==> flow/design.v <==
`timescale 1ns / 1ps
module axi_tlp_decoder 
#(
parameter AXIDATAWIDTH = 8
)
(
input clk,
input reset,
input tvalid,
input [8*AXIDATAWIDTH-1:0] tdata,
output reg tready,
input [AXIDATAWIDTH-1:0] tstrb,
input [21:0] tuser,
input tlast,
output reg [7:0]  a4lm_addr,
output reg [31:0] a4lm_wr_data,
output reg a4lm_wr_cmd,
output reg a4lm_rd_cmd,
output reg [7:0] cfg_addr,
output reg [31:0] cfg_wr_data,
output reg cfg_rd_cmd,
output reg cfg_wr_cmd,
output reg fifo0_wr_cmd,
output reg [16*AXIDATAWIDTH+4-1:0] fifo0_wr_data,
input fifo0_empty_flag,
input fifo0_full_flag,
input fifo0_prog_full_flag,
output reg req_compl,
output reg [2:0] compl_code,
input tlp_enc_ready,
output reg [2:0]   tenc_tc,                         
output reg [1:0]   tenc_attr,                       
output reg [9:0]   tenc_len,                        
output reg [15:0]  tenc_rid,                        
output reg [7:0]   tenc_tag,                        
output reg [7:0]   tenc_be,                         
output reg [12:0]  tenc_addr,                       
input lnk_up,
input cfg_to_turnoff,
output reg cfg_to_turnoff_ok
);
localparam [3:0] idle = 4'b0000,
						discharge_tlp = 4'b1111,
						cfg_rd = 4'b0001,
						cfg_wr = 4'b0010,
						a4lm_rd = 4'b0011,
						a4lm_wr = 4'b0100,
						a4sm_wr0 = 4'b0101,
						a4sm_wr1 = 4'b1001,
						wait_state = 4'b1000,
						receiving = 4'b1100;
reg [3:0] state_reg;
reg  tlp_digest;
reg [16*AXIDATAWIDTH+4-1:0] buffer0;
localparam [2:0] reg_rd_compl = 3'b001,
						cfg_rd_compl = 3'b010,
						cfg_wr_compl = 3'b011,
						adc_mem_compl = 3'b100;
localparam ADC_MEM_RD32 = 9'b00_00000_01;
localparam ADC_MEM_WR32 = 9'b10_00000_01;	
localparam REG_RD32 = 9'b00_00000_10;
localparam REG_WR32 = 9'b10_00000_10;
localparam CFG_RD   = 9'b00_00100_00; 
localparam CFG_WR   = 9'b10_00100_00;
always@(posedge clk)
begin
if(reset)
	begin
		state_reg <= idle;
		tready <= 1'b0;
		a4lm_addr <= 0;
		a4lm_wr_data <= 0;
		a4lm_wr_cmd <= 1'b0;
		a4lm_rd_cmd <= 1'b0;
		cfg_addr <= 0;
		cfg_wr_data <= 0;
		cfg_rd_cmd <= 1'b0;
		cfg_wr_cmd <= 1'b0;
		fifo0_wr_cmd = 1'b0;
		fifo0_wr_data = 0;
		req_compl <= 1'b0;
		compl_code <= 0;
		tenc_tc <= 0;
		tenc_attr <= 0;
		tenc_len <= 0;
		tenc_rid <= 0;
		tenc_tag <= 0;
		tenc_be <= 0;
		tenc_addr <= 0;
		cfg_to_turnoff_ok <= 1'b0;
	end
else
	begin
		case(state_reg)
			idle:
				begin
					cfg_to_turnoff_ok <= 1'b0;
					buffer0 = 0;
					tenc_tc <= 0;
					tenc_attr <= 0;
					tenc_len <= 0;
					tenc_rid <= 0;
					tenc_tag <= 0;
					tenc_be <= 0;
					tenc_addr <= 0;
					a4lm_wr_data <= 0;
					a4lm_addr <= 0;
					a4lm_wr_cmd <= 0;
					a4lm_rd_cmd <= 0;
					cfg_addr <= 0;
					cfg_wr_data <= 0;
					cfg_rd_cmd <= 0;
					cfg_wr_cmd <= 0;
					fifo0_wr_cmd = 0;
					fifo0_wr_data = 0;
					req_compl <= 0;
					compl_code <= 0;
					tready <= 1'b0;
					if(cfg_to_turnoff)
						begin
							cfg_to_turnoff_ok <= 1'b1;
						end
					if(lnk_up & tlp_enc_ready & tvalid & ~tlast & (~(fifo0_empty_flag & fifo0_full_flag)) & (~fifo0_prog_full_flag) &(~cfg_to_turnoff))
						begin
							state_reg <= receiving;
							tready <= 1'b1;
						end 
				end
			receiving:
				begin
					if(tdata[14] == 0)
							begin
								tlp_digest <= tdata[15];
								case ({tdata[30:24],{tuser[6],tuser[4] | tuser[2]}})
										REG_RD32:
											begin
												state_reg <= a4lm_rd;
												tenc_tc     <= tdata[22:20]; 
												tenc_attr   <= tdata[13:12];
												tenc_len    <= tdata[9:0];
												tenc_rid    <= tdata[63:48];
												tenc_tag    <= tdata[47:40];
												tenc_be     <= tdata[39:32];
												req_compl <= 1'b1;
												compl_code <= reg_rd_compl;
											end
										REG_WR32:
											begin
												state_reg <= a4lm_wr;
											end
										ADC_MEM_RD32:
											begin
												tenc_tc     <= tdata[22:20]; 
												tenc_attr   <= tdata[13:12];
												tenc_len    <= tdata[9:0];
												tenc_rid    <= tdata[63:48];
												tenc_tag    <= tdata[47:40];
												tenc_be     <= tdata[39:32];
												req_compl <= 1'b1;
												compl_code <= adc_mem_compl;
												state_reg <= idle;
											end
										ADC_MEM_WR32:
											begin
												buffer0[9:0] = tdata[9:0];
												buffer0[15:10] = tuser[7:2];
												state_reg <= a4sm_wr0;
											end
										CFG_RD:
											begin
												tenc_tc     <= tdata[22:20]; 
												tenc_attr   <= tdata[13:12];
												tenc_len    <= tdata[9:0];
												tenc_rid    <= tdata[63:48];
												tenc_tag    <= tdata[47:40];
												tenc_be     <= tdata[39:32];
												req_compl <= 1'b1;
												state_reg <= cfg_rd;
												compl_code <= cfg_rd_compl;
											end
										CFG_WR:
											begin
												req_compl <= 1'b1;
												tenc_tc     <= tdata[22:20]; 
												tenc_attr   <= tdata[13:12];
												tenc_len    <= tdata[9:0];
												tenc_rid    <= tdata[63:48];
												tenc_tag    <= tdata[47:40];
												tenc_be     <= tdata[39:32];
												compl_code <= cfg_wr_compl;
												state_reg <= cfg_wr;
											end
										default:
											begin
												state_reg <= discharge_tlp;
											end
								endcase
							end
						else
							begin
								state_reg <= discharge_tlp;
							end
				end
			a4lm_rd:
				begin
					req_compl <= 1'b0;
					a4lm_addr <= tdata[9:2];
					tenc_addr <= tdata[14:2];
					a4lm_rd_cmd <= 1'b1;
					state_reg <= idle;
				end
			a4lm_wr:
				begin
					a4lm_addr <= tdata[9:2];
					a4lm_wr_data <= tdata[63:32];
					a4lm_wr_cmd <= 1'b1;
					if(tlp_digest)
						begin
							state_reg <= discharge_tlp;
						end
					else
						begin
							state_reg <= idle;
							tready <= 1'b0;
						end
				end
			a4sm_wr0:
				begin
					buffer0[45:16] = tdata[31:2];
					fifo0_wr_data = buffer0;
					fifo0_wr_cmd = 1'b1;
					buffer0[31:0] = tdata[63:32];
					buffer0[128] = 1;
					state_reg <= a4sm_wr1;
				end
			a4sm_wr1:
				begin
					fifo0_wr_cmd = 1'b0;
					if(tlast)
						begin
							if(buffer0[129])
								begin
									buffer0[127:96] = tdata[31:0];
									buffer0[131] = 1'b1;
									fifo0_wr_cmd = 1'b1;
									fifo0_wr_data = buffer0;
									tready <= 1'b0;
									state_reg <= idle;
								end
							else
								begin
									buffer0[63:32] = tdata[31:0];
									buffer0[129] = 1'b1;
									buffer0[131:130] = 2'b00;
									fifo0_wr_cmd = 1'b1;
									fifo0_wr_data = buffer0;
									tready <= 1'b0;
									state_reg <= idle;
								end
						end
					else
						begin
							if(buffer0[129])
								begin
									buffer0[127:96] = tdata[31:0];
									buffer0[131] = 1'b1;
									fifo0_wr_cmd = 1'b1;
									fifo0_wr_data = buffer0;
									buffer0[31:0] = tdata[63:32];
									buffer0[131:128] = 4'b0001;
								end
							else
								begin
									buffer0[95:32] = tdata[63:0];
									buffer0[130:129] =  2'b11;
								end
						end
				end
			cfg_rd:
				begin
					tenc_addr <= tdata[14:2];
					req_compl <= 1'b0;
					cfg_addr <= tdata[9:2];
					cfg_rd_cmd <= 1'b1;
					if(tlast)
						begin
							state_reg <= idle;
						end
					else
						begin
							state_reg <= discharge_tlp;
						end
				end
			cfg_wr:
				begin
					tenc_addr <= tdata[14:2];
					req_compl <= 1'b0;
					cfg_wr_cmd <= 1'b1;
					cfg_addr <= tdata[9:2];
					cfg_wr_data <= tdata[63:32];
					if(tlast)
						begin
							state_reg <= idle;
						end
					else
						begin
							state_reg <= discharge_tlp;
						end
				end
			discharge_tlp:
				begin
					a4lm_wr_cmd <= 1'b0;
					if(tlast)
						begin
							state_reg <= idle;
							tready <= 1'b0;
						end
				end
		endcase
	end
end
endmodule
`timescale 1ns / 1ps
module axi_tlp_encoder 
#(
parameter AXIWIDTH = 8    
)
(
input clk,
input reset,
input [7:0] cfg_bus_number,
input [4:0] cfg_device_number,
input [2:0] cfg_function_number,
input [31:0]cfg_rd_data,
input cfg_valid,
input               req_compl,
input [2:0] 			compl_code,
output reg          tlp_encoder_ready,
input [2:0]         tenc_tc,
input [1:0]         tenc_attr,
input [9:0]         tenc_len,
input [15:0]        tenc_rid,
input [7:0]         tenc_tag,
input [7:0]         tenc_be,
input [12:0]        tenc_addr,
input 						a4lm_valid,
input [31:0]				a4lm_data,
input [1:0] 				a4lm_err_code,
input 				fifo1_full_flag,
input 				fifo1_empty_flag,
output reg       	fifo1_rd_cmd,
input	[131:0]		fifo1_rd_data,
output reg 								tx_tvalid,
output reg [8*AXIWIDTH-1:0] tx_tdata,
input 									tx_tready,
output reg [AXIWIDTH-1:0] tx_tstrb,
output reg								 tx_tlast
);
localparam [2:0] idle = 3'b000,
						cfg_rd_state = 3'b001,
						cfg_wr_state = 3'b010,
						reg_rd_state = 3'b100,
						adc_mem_state0 = 3'b101,
						adc_mem_state1 = 3'b110,
						adc_mem_state2 = 3'b011,
						waiting = 3'b111;
localparam PIO_64_CPLD_FMT_TYPE = 7'b10_01010;
localparam PIO_64_CPL_FMT_TYPE  = 7'b00_01010;
localparam [2:0] reg_rd_compl = 3'b001,
						cfg_rd_compl = 3'b010,
						cfg_wr_compl = 3'b011,
						adc_mem_compl = 3'b100;
reg [2:0] state_reg;
reg err_reg;
reg [131:0] 	buffer;
reg [31:0]     buffer0;
reg [9:0]	 counter;
reg [15:0] 	requester_id;
reg [7:0]	tag_reg;
reg [11:0] 	byte_count_reg;
reg [1:0] compl_reg;
reg [6:0] lower_addr;
reg flag0;
reg flag1;
reg flag2;
reg flag3;
always @(*)
begin
	byte_count_reg = 12'd0;
	casex (tenc_be[7:0])
		8'b00001xx1: byte_count_reg = 4;
		8'b000001x1: byte_count_reg = 3;
		8'b00001x10: byte_count_reg = 3;
		8'b00000011: byte_count_reg = 2;
		8'b00000110: byte_count_reg = 2;
		8'b00001100: byte_count_reg = 2;
		8'b00000001: byte_count_reg = 1;
		8'b00000010: byte_count_reg = 1;
		8'b00000100: byte_count_reg = 1;
		8'b00001000: byte_count_reg = 1;
		8'b00000000: byte_count_reg = 1;
		8'b1xxxxxx1: byte_count_reg = (tenc_len << 2);
		8'b01xxxxx1: byte_count_reg = (tenc_len << 2)-1;
		8'b001xxxx1: byte_count_reg = (tenc_len << 2)-2;
		8'b0001xxx1: byte_count_reg = (tenc_len << 2)-3;
		8'b1xxxxx10: byte_count_reg = (tenc_len << 2)-1;
		8'b01xxxx10: byte_count_reg = (tenc_len << 2)-2;
		8'b001xxx10: byte_count_reg = (tenc_len << 2)-3;
		8'b0001xx10: byte_count_reg = (tenc_len << 2)-4;
		8'b1xxxx100: byte_count_reg = (tenc_len << 2)-2;
		8'b01xxx100: byte_count_reg = (tenc_len << 2)-3;
		8'b001xx100: byte_count_reg = (tenc_len << 2)-4;
		8'b0001x100: byte_count_reg = (tenc_len << 2)-5;
		8'b0001x100: byte_count_reg = (tenc_len << 2)-5;
		8'b1xxx1000: byte_count_reg = (tenc_len << 2)-3;
		8'b01xx1000: byte_count_reg = (tenc_len << 2)-4;
		8'b001x1000: byte_count_reg = (tenc_len << 2)-5;
		8'b00011000: byte_count_reg = (tenc_len << 2)-6;
	endcase
end
always@(posedge clk)
begin
if(reset)
	begin
		state_reg <= idle;
		tlp_encoder_ready <= 1'b0;
		fifo1_rd_cmd = 1'b0;
		tx_tvalid <= 1'b0;
		tx_tdata <= 0;
		tx_tstrb <= 0;
		tx_tlast <= 1'b0;
	end
else
	begin
		case(state_reg)
			idle:
				begin
					flag2 <= 0;
					buffer0 <= 0;
					flag3 <= 0;
					flag0 <= 0;
					flag1 <= 0;
					requester_id <= 0;
					tag_reg <= 0;
					compl_reg <= 0;
					counter = 0;
					err_reg <= 0;
					tlp_encoder_ready <= 1'b1;
					fifo1_rd_cmd = 0;
					tx_tvalid <= 0;
					tx_tdata <= 0;
					tx_tstrb <= 0;
					tx_tlast <= 0;
					err_reg <= 0;
					buffer <= 0;
					if(req_compl&~(fifo1_empty_flag  & fifo1_full_flag))
						begin
							tlp_encoder_ready <= 1'b0;
							case(compl_code)
									reg_rd_compl:
										begin
											tx_tdata[30:24] <= PIO_64_CPLD_FMT_TYPE;
											state_reg <= waiting;
											compl_reg <= 2'd1;
											tx_tdata[9:0] <= 10'b1;  
											tx_tdata[43:32] <= byte_count_reg;
											flag0 <= 1;
										end
									cfg_rd_compl:
										begin
											tx_tdata[30:24] <= PIO_64_CPLD_FMT_TYPE;
											state_reg <= waiting;
											compl_reg <= 2'd2;
											tx_tdata[9:0] <= 10'b1;  
											tx_tdata[43:32] <= 4;
											tx_tdata[47:45] <= 000;
											flag0 <= 1;
										end
									cfg_wr_compl:
										begin
											tx_tvalid <= 1'b1;
											tx_tdata[30:24] <= PIO_64_CPL_FMT_TYPE;
											state_reg <= cfg_wr_state;
											tx_tdata[9:0] <= 10'b1;  
											tx_tdata[47:45] <= 000;
											tx_tdata[43:32] <= 4;
										end
									adc_mem_compl:
										begin
											flag0 <= 1;
											compl_reg <= 2'd3;
											tx_tdata[30:24] <= PIO_64_CPLD_FMT_TYPE;
											state_reg <= waiting;
											tx_tdata[9:0] <= tenc_len; 
											counter = tenc_len;
											tx_tdata[43:32] <= byte_count_reg;
										end
							endcase
							requester_id <= tenc_rid;
							tag_reg <= tenc_tag;
							tx_tdata[63:48] <= {	cfg_bus_number,
														cfg_device_number,
														cfg_function_number  
														};
							tx_tdata[44] <= 1'b0; 
							tx_tdata[31] <= 0;
							tx_tdata[23] <= 1'b0;
							tx_tdata[22:20] <= tenc_tc;
							tx_tdata[19:14] <= 6'b0;
							tx_tdata[13:12] <= tenc_attr;
							tx_tdata[11:10] <= 2'b0;
							tx_tstrb   <= 8'hFF;
							flag1 <= 0;
						end
				end
			waiting:
				begin
					if(flag1 == 0)
						begin
							casex ({flag0, tenc_be[3:0]})
								5'b0_xxxx : lower_addr <= 7'h0;
								5'bx_0000 : lower_addr <= {tenc_addr[4:0], 2'b00};
								5'bx_xxx1 : lower_addr <= {tenc_addr[4:0], 2'b00};
								5'bx_xx10 : lower_addr <= {tenc_addr[4:0], 2'b01};
								5'bx_x100 : lower_addr <= {tenc_addr[4:0], 2'b10};
								5'bx_1000 : lower_addr <= {tenc_addr[4:0], 2'b11};
							endcase
							flag1 <= 1;
						end
					case(compl_reg)
						2'd1:  
							begin
								if(a4lm_valid)
									begin
										case(a4lm_err_code)
											2'b10:
												begin
													tx_tdata[30:24] <= PIO_64_CPL_FMT_TYPE;
													tx_tdata[47:45] <= 3'b100; 
													err_reg <= 1'b1;
												end
											2'b01:
												begin
													tx_tdata[30:24] <= PIO_64_CPL_FMT_TYPE;
													tx_tdata[47:45] <= 3'b001; 
													err_reg <= 1'b1;
												end
											2'b00:
												begin
													tx_tdata[47:45] <= 3'b000;
													buffer[31:0] <= a4lm_data;
												end
										endcase
										tx_tvalid <= 1;
										state_reg <= reg_rd_state;
									end
							end
						2'd2:  
							begin
								if(cfg_valid)
									begin
										buffer[31:0] <= cfg_rd_data;
										tx_tvalid <= 1'b1;
										state_reg <= cfg_rd_state;
									end
							end
						2'd3:  
							begin
								if(fifo1_empty_flag == 0)
									begin
										tx_tdata[47:45] <= 3'b000;
										state_reg <= adc_mem_state0;
										fifo1_rd_cmd <= 1'b1;
									end
							end
					endcase
				end
			reg_rd_state:
				begin
					if(tx_tready)
						begin
							if(err_reg)
								begin
									tx_tdata[63:32] <= 32'h0;
									tx_tstrb   <= 8'h0F;
								end
							else
								begin
									tx_tstrb   <= 8'hFF;
									tx_tdata[63:32] <= buffer[31:0];
								end
							tx_tdata[31:16] <= requester_id;
							tx_tdata[15:8] <= tag_reg;
							tx_tdata[7] <= 1'b0;
							tx_tdata[6:0] <= lower_addr;
							tx_tlast <= 1'b1;
							state_reg <= idle;
						end
				end
			cfg_rd_state:
				begin
					if(tx_tready)
						begin
							tx_tstrb <= 8'hFF;
							tx_tlast <= 1'b1;
							state_reg <= idle;
							tx_tdata[63:32] <= buffer[31:0];
							tx_tdata[31:16] <= requester_id;
							tx_tdata[15:8] <= tag_reg;
							tx_tdata[7] <= 1'b0;
							tx_tdata[6:0] <= 7'b0;
						end
				end
			cfg_wr_state:
				begin
					if(tx_tready)
						begin
							tx_tstrb <= 8'h0F;
							tx_tlast <= 1'b1;
							state_reg <= idle;
							tx_tdata[31:16] <= tenc_rid;
							tx_tdata[15:8] <= tenc_tag;
							tx_tdata[7] <= 1'b0;
							tx_tdata[6:0] <= 7'b0;
						end
				end
			adc_mem_state0:
				begin
					buffer <= fifo1_rd_data;
					state_reg <= adc_mem_state1;
					fifo1_rd_cmd <= 1'b0;
					tx_tvalid <= 1'b1;
				end
			adc_mem_state1:
				begin
					if(tx_tready)
						begin
							tx_tdata[31:16] <= requester_id;
							tx_tdata[15:8] <= tag_reg;
							tx_tdata[7] <= 1'b0;
							tx_tdata[6:0] <= lower_addr;
							tx_tdata[63:32] <= buffer[31:0];
							state_reg <= adc_mem_state2;
							counter = counter - 1'b1;
						end
				end
			adc_mem_state2:
				begin
					case(counter)
					10'd1:
						begin
							state_reg <= idle;
							tx_tlast <= 1'b1;
							tx_tdata[63:32] <= 0;
							if(~buffer[130])
								begin
									tx_tdata[31:0] <= buffer[63:32];
								end
							else
								begin
									tx_tdata[31:0] <= buffer0;
								end
							tx_tstrb <= 8'h0F;
						end
					10'd3:
						begin
							fifo1_rd_cmd <= 1'b0;
							counter = counter - 2;
							buffer0 <= buffer[127:96];
							tx_tdata <= buffer[95:32];
							tx_tstrb <= 8'hFF;
						end
					default:
						begin
							if(counter[1])
								begin
									fifo1_rd_cmd <= 1'b1;
									buffer0 <= buffer[127:96];
									tx_tdata <= buffer[95:32];
									counter = counter - 2;
								end
							else
								begin
									fifo1_rd_cmd <= 1'b0;
									tx_tdata[31:0] <= buffer0;
									tx_tdata[63:32] <= fifo1_rd_data[31:0];
									buffer = fifo1_rd_data;
									counter = counter - 2;
								end
						end
					endcase
				end
		endcase
	end
end
endmodule
`timescale 1ns / 1ps
module axi4_lite_master
				#(
					parameter ADDR_WIDTH = 8,
					parameter DATA_WIDTH = 32,
					parameter STRB_WIDTH = DATA_WIDTH/8
				)
				(
					input 								reset,
					input 								clk,
					output reg 							awvalid,
					input 								awready,
					output reg	[1:0]					awprot,
					output reg	[ADDR_WIDTH-1:0]	awaddr,
					output reg 							wrvalid,
					input 								wrready,
					output reg  [STRB_WIDTH-1:0]	wrstrb,
					output reg 	[DATA_WIDTH-1:0]	wrdata,
					output reg 							bready,
					input 								bvalid,
					input [1:0]							bresp,
					output reg 							arvalid,
					input 								arready,
					output reg [ADDR_WIDTH-1:0]	araddr,
					output reg [1:0]					arprot,
					input  [DATA_WIDTH-1:0]			rddata,
					output reg 							rdready,
					input 								rdvalid,
					input  [2:0]						rdresp,
					input 								userrdcmd, 
					input 								userwrcmd,
					input  [ADDR_WIDTH-1:0] 		userrdwraddr,
					input  [DATA_WIDTH-1:0] 		userwrdata,
					output reg	[DATA_WIDTH-1:0] 	userrddata,
					output reg 							data_valid,
					output reg [1:0] 					error
				);
localparam  idle   = 4'b0000,
				read1  = 4'b0001,
				read2  = 4'b0010,
				read3  = 4'b0011,
				write1 = 4'b0100, 
				write2 = 4'b0101,
				write3 = 4'b0110,
				okay = 2'b00,  
				exokay = 2'b01, 
				slverr = 2'b10, 
				decerr = 2'b11; 
reg [3:0] statereg;
always@(posedge clk)
begin
	if(reset)
		begin
			statereg <= idle;
			araddr <= 0;
			awaddr <= 0;
			userrddata <= 32'h0;
			bready <= 1'b0;
			awvalid <= 1'b0;
			awprot <= 2'b00;
			wrdata <= 0;
			wrstrb <= 0;
			wrvalid <= 1'b0;
			arvalid <= 1'b0;
			arprot <= 0;
			data_valid <= 1'b0;
			rdready <= 1'b0;
			error <= 0;
		end
	else
		begin
			case(statereg)
				idle:
					begin	
						araddr <= 0;
						awaddr <= 0;
						userrddata <=  32'h0;
						statereg <= idle;
						bready <= 1'b0;
						awvalid <= 1'b0;
						awprot <= 2'b00;
						wrdata <= 0;
						wrstrb <= 0;
						wrvalid <= 1'b0;
						bready <= 1'b0;
						arvalid <= 1'b0;
						arprot <= 0;
						data_valid <= 1'b0;
						rdready <= 1'b0;
						error <= 0;
						if(userrdcmd)
							begin
								araddr <= userrdwraddr;
								statereg <= read1;
								arvalid <= 1'b1;
							end
						else	
							begin
								if(userwrcmd)
									begin
										wrdata <= userwrdata;
										wrstrb <= 4'b1111;
										awvalid <= 1'b1;
										awaddr <= userrdwraddr;
										statereg <= write1;
									end
							end
					end
				read1:
					begin
						if(arready)
							begin
								arvalid <= 1'b0;
								araddr <= 1'b0;
								statereg <= read2;
							end
					end
				read2:
					begin
						if(rdvalid)
							begin
								rdready <= 1'b1;
								case (rdresp)
									okay:
										begin
											userrddata <= rddata;
											data_valid <= 1'b1;
										end
									exokay:
										begin
											userrddata <= rddata;
											data_valid <= 1'b1;
										end
									slverr:
										begin
											data_valid <= 1'b1;
											error <= 2'b10;
										end
									decerr:
										begin
											data_valid <= 1'b1;
											error <= 2'b11;
										end
								endcase 
								statereg <= idle;
							end
					end
				write1:
					begin
						if(awready)
							begin
								awvalid <= 1'b0;
								statereg <= write2;
								wrvalid <= 1'b1;
							end
					end
				write2:
					begin
						if(wrready)
							begin
								wrvalid <= 1'b0;
								statereg <= write3;
							end
					end
				write3:
					begin
						if(bvalid)
							begin
								case(bresp)
									okay:
										begin
											error <= 2'b00;
											data_valid <= 1'b1;
										end
									exokay:
										begin
											error <= 2'b00;
											data_valid <= 1'b1;
										end
									slverr:
										begin
											data_valid <= 1'b1;
											error <= 2'b10;
										end
									decerr:
										begin
											data_valid <= 1'b1;
											error <= 2'b11;
										end
								endcase
								statereg <= idle;
								bready <= 1'b1;
							end
					end
			endcase
		end
end
endmodule
`timescale 1ns / 1ps
module axi4_lite_slave
				#(
					parameter ADDR_WIDTH = 8,
					parameter ADDR_WIDTH_SLAVE = 5,
					parameter DATA_WIDTH = 32,
					parameter STRB_WIDTH = DATA_WIDTH/8,
					parameter AXI_SLAVE_ADDR = 3'b000
				)
				(
					input 									reset,
					input 									clk,
					input 									awvalid,
					output reg 								awready,
					input 		[1:0]						awprot,
					input 		[ADDR_WIDTH-1:0]		awaddr,
					input 									wrvalid,
					output reg 								wrready,
					input 		[STRB_WIDTH-1:0]		wrstrb,
					input  		[DATA_WIDTH-1:0]		wrdata,
					input 									bready,
					output reg 								bvalid,
					output reg [1:0]						bresp,
					input 									arvalid,
					output reg 								arready,
					input  		[ADDR_WIDTH-1:0]		araddr,
					input 		[1:0]						arprot,
					output reg [DATA_WIDTH-1:0]		rdata,
					input 									rready,
					output reg 								rvalid,
					output reg [2:0]						rresp,
					output reg 								rfwrcmd,
					output reg 								rfrdcmd,
					output reg [ADDR_WIDTH_SLAVE-1:0] rfrdaddr,
					output reg [ADDR_WIDTH_SLAVE-1:0] rfwraddr,
					output reg[(DATA_WIDTH)-1:0] 	rfwrdata,
					input 		[(DATA_WIDTH)-1:0] 	rfrddata,
					input 									rf_busy,
					output reg 								slave_need_rf,
					input										rf_data_valid
					);
localparam 		idle = 3'b000,
					write1 = 3'b001,
					write2 = 3'b010,
					read1 = 3'b100,
					read2 = 3'b101;
reg [2:0]statereg;
reg [DATA_WIDTH-1:0] datareg;
always@(posedge clk)
begin
	if(reset)
		begin
			statereg <= idle;
			bvalid <= 0;
			wrready <= 1'b0;
			arready <= 1'b0;
			rdata <= 0;
			rfrdaddr <= 1'b0;
			rfwraddr <= 1'b0;
			rvalid <= 1'b0;
			rresp <= 2'b00;
			awready <= 1'b0;
			bresp <= 2'b00;
			rfwrcmd <= 1'b0;
			rfrdcmd <= 0;
			rfwrdata <= 0;
			slave_need_rf <= 1'b0;
		end
	else
		begin
			case(statereg)
				idle:
					begin
						bvalid <= 0;
						wrready <= 1'b0;
						arready <= 1'b0;
						rdata <= 0;
						rfrdaddr <= 1'b0;
						rfwraddr <= 1'b0;
						rvalid <= 1'b0;
						rresp <= 2'b00;
						awready <= 1'b0;
						bresp <= 2'b00;
						rfwrcmd <= 1'b0;
						rfrdcmd <= 0;
						rfwrdata <= 0;
						statereg <= idle;  
						slave_need_rf <= 1'b0;
						if(awvalid)
							begin
								if(awaddr[7:5] == AXI_SLAVE_ADDR)
									begin
										statereg <= write1;
										rfwraddr <= awaddr[4:0];
										awready <= 1'b1;
										slave_need_rf <= 1'b1;
									end
							end 
						if(arvalid)
							begin
								if(araddr[7:5] == AXI_SLAVE_ADDR)
									begin
										statereg <= read1;
										rfrdaddr <= araddr[4:0];
										rfrdcmd <= 1'b1;
										arready <= 1'b1;
										slave_need_rf <= 1'b1;
									end
							end
					end
				read1:
					begin
						arready <= 1'b0;
						if(~rf_busy)
							begin
								rfrdcmd <= 1'b0;
								if(rf_data_valid)
									begin
										rdata <= rfrddata;
										rvalid <= 1'b1;
										rresp <= 2'b00;
										statereg <= read2;
										slave_need_rf <= 1'b0;
									end
							end
					end
				read2:
					begin
						if(rready)
							begin
								rvalid <= 1'b0;
								statereg <= idle;
							end
					end
				write1:
					begin
						awready <= 1'b0;
						if(wrvalid)
							begin
								wrready <= 1'b1;
								rfwrdata <= wrdata;
								statereg <= write2;
								if(~rf_busy)
									begin
										rfwrcmd <= 1'b1;
										bresp <= 2'b00;
										bvalid <= 1'b1;
									end
							end
					end
				write2:
					begin
						rfwrcmd <= 1'b0;
						wrready <= 1'b0;
						bvalid <= 1'b1;
						slave_need_rf <= 1'b0;
						if(bready)
							begin
								statereg <= idle;
								bvalid <= 1'b0;
							end
					end
		endcase
	end
end
endmodule
`timescale 1ns / 1ps
module register_file
					#(
						parameter   NMBROFDATABITS       =    32, 
										NMBROFADDRBITS   =    5  
					)
					(
						input 												reset,
						input													 clk,
						input 												rd_en,
						input 												wr_en,
						input	 		[NMBROFADDRBITS-1:0]				 wr_addr, 
						input 		[NMBROFADDRBITS-1:0]					 rd_addr,
						input 		[NMBROFDATABITS-1:0]			 	wr_data,
						output reg 	[NMBROFDATABITS-1:0]	 			rd_data,
						output reg 											rf_data_valid
					);	
reg [NMBROFDATABITS-1:0]   array_reg  [0:15]; 
reg statereg;
localparam idle = 1'b0,
				read = 1'b1;
always@(posedge clk)
begin
	if(reset)  
		begin
			statereg <= idle;
			rd_data <= 32'h0;
			rf_data_valid <= 1'b0;
			array_reg[0] <= 32'hFFFFFFFF;
			array_reg[1] <= 32'hFFFFFFFF;
			array_reg[2] <= 32'hFFFFFFFF;
			array_reg[3] <= 32'hFFFFFFFF;
			array_reg[4] <= 32'hFFFFFFFF; 
			array_reg[5] <= 32'hFFFFFFFF;
			array_reg[6] <= 32'hFFFFFFFF;
			array_reg[7] <= 32'hFFFFFFFF;
			array_reg[8] <= 32'hFFFFFFFF;
			array_reg[9] <= 32'hFFFFFFFF;
			array_reg[10] <= 32'hFFFFFFF;
			array_reg[11] <= 32'hFFFFFFF;
			array_reg[12] <= 32'hFFFFFFF;
			array_reg[13] <= 32'hFFFFFFF;
			array_reg[14] <= 32'hFFFFFFF;
			array_reg[15] <= 32'hFFFFFFF;
		end
	else
		begin
			case(statereg)
				idle:
					begin
						rd_data <= 32'h0;
						rf_data_valid <= 0;
						if(rd_en)
							begin
								rf_data_valid <= 1'b1;
								statereg <= read;
								if(rd_addr < 16)
									begin
										rd_data <= array_reg[rd_addr[3:0]];
									end
								else 
									begin
										rd_data <= 32'hFFFFFFFF;
									end
							end
						if(wr_en)
							begin
								if(wr_addr < 16)
									begin
										array_reg[wr_addr[3:0]] <= wr_data;
									end
							end
					end
				read:
					begin
						statereg <= idle;						
					end
			endcase
		end
end
endmodule
`timescale 1ns / 1ps
module pcie_pio_ctrl (
  input          clk,
  input          reset,
  input          tvalid,
  input  [63:0]  tdata,
  output         tready,
  input  [7:0]   tstrb,
  input  [21:0]  tuser,
  input          tlast,
  output [7:0]   cfg_addr,
  output [31:0]  cfg_wr_data,
  output         cfg_rd_cmd,
  output         cfg_wr_cmd,
  input  [31:0]  cfg_rd_data,
  input          cfg_valid,
  output         fifo0_wr_cmd,
  output [131:0] fifo0_wr_data,
  input          fifo0_empty_flag,
  input          fifo0_full_flag,
  input          fifo0_prog_full_flag,
  input          fifo1_full_flag,
  input          fifo1_empty_flag,
  output         fifo1_rd_cmd,
  input  [131:0] fifo1_rd_data,
  input  [7:0]   cfg_bus_number,
  input  [4:0]   cfg_device_number,
  input  [2:0]   cfg_function_number,
  input          lnk_up,
  input          cfg_to_turnoff,
  output         cfg_to_turnoff_ok,
  output         tx_tvalid,
  output [63:0]  tx_tdata,
  input          tx_tready,
  output [7:0]   tx_tstrb,
  output         tx_tlast
);
  wire [7:0]  a4lm_addr;
  wire [31:0] a4lm_wr_data;
  wire        a4lm_wr_cmd, a4lm_rd_cmd;
  wire        req_compl, tlp_enc_ready;
  wire [2:0]  compl_code;
  wire [2:0]  tenc_tc;
  wire [1:0]  tenc_attr;
  wire [9:0]  tenc_len;
  wire [15:0] tenc_rid;
  wire [7:0]  tenc_tag;
  wire [7:0]  tenc_be;
  wire [12:0] tenc_addr;
  wire [31:0] a4lm_data;
  wire        a4lm_valid;
  wire [1:0]  a4lm_err_code;
  wire        awvalid, awready, wrvalid, wrready, bready, bvalid;
  wire        arvalid, arready, rready, rvalid;
  wire [1:0]  awprot, arprot, bresp;
  wire [7:0]  awaddr, araddr;
  wire [3:0]  wrstrb;
  wire [31:0] wrdata, rdata;
  wire [2:0]  rresp;
  wire        rfwrcmd, rfrdcmd, rf_data_valid, slave_need_rf;
  wire [4:0]  rfrdaddr, rfwraddr;
  wire [31:0] rfwrdata, rfrddata;
  axi_tlp_decoder #(.AXIDATAWIDTH(8)) u_dec (
    .clk(clk), .reset(reset),
    .tvalid(tvalid), .tdata(tdata), .tready(tready), .tstrb(tstrb),
    .tuser(tuser), .tlast(tlast),
    .a4lm_addr(a4lm_addr), .a4lm_wr_data(a4lm_wr_data),
    .a4lm_wr_cmd(a4lm_wr_cmd), .a4lm_rd_cmd(a4lm_rd_cmd),
    .cfg_addr(cfg_addr), .cfg_wr_data(cfg_wr_data),
    .cfg_rd_cmd(cfg_rd_cmd), .cfg_wr_cmd(cfg_wr_cmd),
    .fifo0_wr_cmd(fifo0_wr_cmd), .fifo0_wr_data(fifo0_wr_data),
    .fifo0_empty_flag(fifo0_empty_flag), .fifo0_full_flag(fifo0_full_flag),
    .fifo0_prog_full_flag(fifo0_prog_full_flag),
    .req_compl(req_compl), .compl_code(compl_code), .tlp_enc_ready(tlp_enc_ready),
    .tenc_tc(tenc_tc), .tenc_attr(tenc_attr), .tenc_len(tenc_len),
    .tenc_rid(tenc_rid), .tenc_tag(tenc_tag), .tenc_be(tenc_be),
    .tenc_addr(tenc_addr),
    .lnk_up(lnk_up), .cfg_to_turnoff(cfg_to_turnoff),
    .cfg_to_turnoff_ok(cfg_to_turnoff_ok)
  );
  axi4_lite_master #(.ADDR_WIDTH(8), .DATA_WIDTH(32)) u_a4lm (
    .reset(reset), .clk(clk),
    .awvalid(awvalid), .awready(awready), .awprot(awprot), .awaddr(awaddr),
    .wrvalid(wrvalid), .wrready(wrready), .wrstrb(wrstrb), .wrdata(wrdata),
    .bready(bready), .bvalid(bvalid), .bresp(bresp),
    .arvalid(arvalid), .arready(arready), .araddr(araddr), .arprot(arprot),
    .rddata(rdata), .rdready(rready), .rdvalid(rvalid), .rdresp(rresp),
    .userrdcmd(a4lm_rd_cmd), .userwrcmd(a4lm_wr_cmd),
    .userrdwraddr(a4lm_addr), .userwrdata(a4lm_wr_data),
    .userrddata(a4lm_data), .data_valid(a4lm_valid), .error(a4lm_err_code)
  );
  axi4_lite_slave #(.ADDR_WIDTH(8), .ADDR_WIDTH_SLAVE(5), .DATA_WIDTH(32),
                    .AXI_SLAVE_ADDR(3'b000)) u_a4ls (
    .reset(reset), .clk(clk),
    .awvalid(awvalid), .awready(awready), .awprot(awprot), .awaddr(awaddr),
    .wrvalid(wrvalid), .wrready(wrready), .wrstrb(wrstrb), .wrdata(wrdata),
    .bready(bready), .bvalid(bvalid), .bresp(bresp),
    .arvalid(arvalid), .arready(arready), .araddr(araddr), .arprot(arprot),
    .rdata(rdata), .rready(rready), .rvalid(rvalid), .rresp(rresp),
    .rfwrcmd(rfwrcmd), .rfrdcmd(rfrdcmd), .rfrdaddr(rfrdaddr), .rfwraddr(rfwraddr),
    .rfwrdata(rfwrdata), .rfrddata(rfrddata), .rf_busy(1'b0),
    .slave_need_rf(slave_need_rf), .rf_data_valid(rf_data_valid)
  );
  register_file #(.NMBROFDATABITS(32), .NMBROFADDRBITS(5)) u_rf (
    .reset(reset), .clk(clk),
    .rd_en(rfrdcmd), .wr_en(rfwrcmd),
    .wr_addr(rfwraddr), .rd_addr(rfrdaddr),
    .wr_data(rfwrdata), .rd_data(rfrddata), .rf_data_valid(rf_data_valid)
  );
  axi_tlp_encoder #(.AXIWIDTH(8)) u_enc (
    .clk(clk), .reset(reset),
    .cfg_bus_number(cfg_bus_number), .cfg_device_number(cfg_device_number),
    .cfg_function_number(cfg_function_number),
    .cfg_rd_data(cfg_rd_data), .cfg_valid(cfg_valid),
    .req_compl(req_compl), .compl_code(compl_code), .tlp_encoder_ready(tlp_enc_ready),
    .tenc_tc(tenc_tc), .tenc_attr(tenc_attr), .tenc_len(tenc_len),
    .tenc_rid(tenc_rid), .tenc_tag(tenc_tag), .tenc_be(tenc_be),
    .tenc_addr(tenc_addr),
    .a4lm_valid(a4lm_valid), .a4lm_data(a4lm_data), .a4lm_err_code(a4lm_err_code),
    .fifo1_full_flag(fifo1_full_flag), .fifo1_empty_flag(fifo1_empty_flag),
    .fifo1_rd_cmd(fifo1_rd_cmd), .fifo1_rd_data(fifo1_rd_data),
    .tx_tvalid(tx_tvalid), .tx_tdata(tx_tdata), .tx_tready(tx_tready),
    .tx_tstrb(tx_tstrb), .tx_tlast(tx_tlast)
  );
endmodule
# Tool chain data of pcie_pio_ctrl
# Tool output for the design above, in the order of the flow.
# Lines are those of the file above, counted from 1.
# Operators: Yosys type, input widths -> output width; for muxes data width and select width s.
# Library cell names are shortened.
# Not given: --
# setup
top,pcie_pio_ctrl
clock,clk
cell_library,sky130hd
pvt_corner,tt_025C_1v80

# Elaborated design
# Source: Yosys, flattened and elaborated, memories not mapped. Widths are those after wreduce. Print and check cells do not count.
# Memory sizes are those after Yosys's memory passes, which may raise the word count (mostly to a power of two), join words into wider ones and drop unused or constant bits.
# classes
add_sub_neg,8
cmp,2
eq_ne,131
mux,334
n_logic,22
reduce_logical,135
# op_table
operator,count
$mux 32,25
$pmux 32 s2,9
$pmux 132 s3,1
$mux 132,3
$pmux 99 s3,1
$mux 131,2
$pmux 82 s2,1
$pmux 12 s11,1
$pmux 32 s4,1
$pmux 16 s4,2
$mux 16,8
$mux 8,13
$pmux 8 s2,6
$mux 3,31
$mux 7,13
$mux 4,21
$mux 10,7
$mux 1,67
$mux 64,1
$pmux 16 s2,2
$mux 12,5
$reduce_and 3->1,19
$pmux 7 s4,2
$pmux 7 s2,4
$mux 2,25
$pmux 16 s3,1
$pmux 12 s4,1
$pmux 12 s2,2
# Not listed: further kinds 95, cells in them 358.
# bits
regBits,913
ramBits,512
memories,1
out_inout_bits,252
wordCells,724
# mem_list
name,size,word_bits,line,text
u_rf.array_reg,16,32,1078,reg [NMBROFDATABITS-1:0]   array_reg  [0:15];

# Logic depth
# Longest topological path by Yosys (ltp), each cell counted once; first at word level (registers and memories cut), then after technology mapping (sequential cells cut; the memories' decode and read muxes count).
# depth
ltp_word,8
ABC_AREA,0
depth_mapped,11

# Netlist
# Yosys stat after the flow's synthesis: flattened, memories mapped to cells. It holds for the ABC_AREA given above (unset counts as 0); a run with the other value may have another netlist.
# types
cell,count,area_total_um2
edfxtp_1,850,2.55E+04
dfxtp_1,582,1.17E+04
mux4_2,160,3.6E+03
nor2_1,485,1.82E+03
a22oi_1,241,1.81E+03
or2_2,265,1657.84
and2_1,249,1.56E+03
clkbuf_1,411,1542.73
nand2_1,339,1272.47
a21oi_1,205,1.03E+03
a22o_1,108,945.907
or3_1,118,738.208
a221oi_1,84,735.706
nand2b_1,115,719.44
nand3_1,111,555.533
o21ai_0,110,550.528
nor3_1,107,535.514
mux2i_1,43,430.413
# Not listed: further types 66, cells in them 468.
# synth_totals
mapped_cells,5051
yosys_area_mm2,0.0602928
ffs,1432
# The figures by module come from a second, unflattened synthesis with its own total; it is not the netlist above.
# unflattened
cells_unflattened,5136
area_unflattened_mm2,0.0611399
# Each row is one instance without its submodules.
# modules
mod,instances,n_cells,mod_area_mm2,mod_seq_area_mm2
register_file,1,1595,0.0241294,0.0160554
axi_tlp_decoder #(AXIDATAWIDTH=8),1,1481,0.0159641,0.0098394
axi_tlp_encoder #(AXIWIDTH=8),1,1302,0.0141886,0.0077775
axi4_lite_master,1,390,0.0035822,0.0019018
axi4_lite_slave,1,367,0.0032719,0.0017417
pcie_pio_ctrl,1,1,0.0000038,0

# Path before layout
# Source: OpenSTA report_checks on the synthesized netlist (no wires, ideal clock, input and output delay 20% of the period each), path of least setup slack; recovery checks are left aside. Register names are those of the netlist, which keeps one name where synthesis merged equal registers.
# synth_path
kind,input to register
startpoint,input port reset
endpoint,register u_enc.buffer[100]
period_ns,10.0
in_delay_ns,2.000
setup_time_ns,0.791
arrival_ns,11.843
required_time_ns,9.209
slack_ns,-2.634
delay_ns,10.634
driving_pins,4
synth_period_reached_ns,12.634
# "delay_ns" is the arrival time less input delay plus setup time.
# "driving_pins" counts driving pins, that of a launching flip-flop among them; a cell with two outputs on the path counts twice.
# "synth_period_reached_ns" = period - worst setup slack (recovery checks aside). The figure is calculated, with input and output delays left at 20% of the set period.
# Between the ends stands the longest chain of elaborated cells between them, by number of cells; it is not shown to be the way that was timed. Of several equally long chains one is given.
# Each line given opens the expression or statement behind the cell; cells for indexed reads and writes are added by Yosys, which also makes memories of some case tables.
# At most two assigning lines are given for a register; there are more.
# synth_between
cell_sequence,clkbuf_1 clkbuf_1 clkbuf_1 nor4_1
elab_chain_cells,2
cone_cells,2
lines_between,0
classes_between,logic: 1; reduce/logical: 1
# synth_lines
item,line,text
from (decl),1145,"input          reset,"
$not 1->1,--,
$reduce_and 4->1,--,
to (assign),629,buffer <= fifo1_rd_data;
to (assign),687,buffer = fifo1_rd_data;
to (decl),375,reg [131:0] buffer;

# Worst path after layout
# From the final timing report of flow run 1: the path of least setup slack in the routed layout; clock arrival at registers is part of the times.
# layout_path
kind,input to register
startpoint,input port reset
endpoint,memory u_rf.array_reg[0][17]
period_ns,8.28
in_delay_ns,1.66
setup_time_ns,0.38
arrival_ns,5.05
required_time_ns,8.68
slack_ns,3.63
driving_pins,7
# Between the ends stands the longest chain of elaborated cells between them, by number of cells; it is not shown to be the way that was timed. Of several equally long chains one is given.
# Only ways into the end's enable, where the timed path ends, are counted here.
# layout_between
cell_sequence,buf_8 nor4b_1 nor2b_1 nand2b_4 nor3_2 buf_4 or2_2
elab_chain_cells,1
cone_cells,3
lines_between,1
classes_between,mux: 3
# layout_lines
item,line,text
from (decl),1145,"input          reset,"
$mux 4,1084,if(reset)
to (decl),1078,reg [NMBROFDATABITS-1:0]   array_reg  [0:15];

# Measured results for pcie_pio_ctrl: 4 stored runs of the Yosys and OpenROAD flow on sky130hd. The settings differ; the order carries no meaning. The constraints put input and output delay at 20% of the set period each and load the outputs with 0.01 pF.
# By "achievedPeriod_ns" is meant the clock period of the run minus its worst setup slack. This is arithmetic on one report: input and output delays are still those of the set period (20% each).
# By "worst_path_allowed_less_slack_ns" is meant the share of the clock period that the worst setup path is allowed (20% is reserved at inputs, 20% at outputs), minus its slack. Clock arrival times at its registers enter into it.
# By "fin_power_mw" is meant OpenSTA's value without simulated activity: inputs other than the clock are taken to toggle once in ten clock periods, and the tool carries that through the logic.
# Among the settings, n/a means not set for that run.
run name,CORE_UTILIZATION,period_ns,CAP_MARGIN,CORE_MARGIN,SLEW_MARGIN,CELL_PAD_IN_SITES_DETAIL_PLACEMENT,CELL_PAD_IN_SITES_GLOBAL_PLACEMENT,CORE_ASPECT_RATIO,CTS_CLUSTER_SIZE,GPL_TIMING_DRIVEN,HOLD_SLACK_MARGIN,MIN_ROUTING_LAYER,TNS_END_PERCENT,ABC_AREA,GPL_ROUTABILITY_DRIVEN,MAX_ROUTING_LAYER,PLACE_DENSITY_LB_ADDON,SETUP_SLACK_MARGIN,CTS_CLUSTER_DIAMETER,ys_area_mm2,die_mm2,finalCellArea_mm2,fin_util_pct,setup_worst_slack_ns,setup_tns_ns,hold_ws_ns,fin_power_mw,achievedPeriod_ns,worst_path_allowed_less_slack_ns,worstPathKind
flow run 1,40,8.28,20,2,20,n/a,n/a,n/a,n/a,n/a,n/a,n/a,n/a,n/a,n/a,n/a,n/a,n/a,n/a,0.0602928,0.153852,0.0721054,48.1,3.625,0.000,0.451,14.877,4.655,3.00,input to register
flow run 2,40,3.3,20,2,10,2,1,0.68,35,0,0.26,met2,35,n/a,n/a,n/a,n/a,n/a,n/a,0.0602928,0.15391,0.0746691,49.9,-0.307,-18.204,0.387,39.072,3.607,3.61,register to register
flow run 3,44,7.37,20,2,20,n/a,n/a,1.52,n/a,n/a,n/a,met1,35,1,0,met4,0.14,-0.53,n/a,0.0621584,0.144357,0.0733078,52.1,2.627,0.000,0.458,16.412,4.743,4.74,register to register
flow run 4,28,5.75,30,9,25,1,3,n/a,n/a,0,n/a,n/a,n/a,n/a,n/a,n/a,0.07,n/a,358,0.0602928,0.232363,0.0756463,35.5,0.923,0.000,0.461,22.890,4.827,3.68,input to register
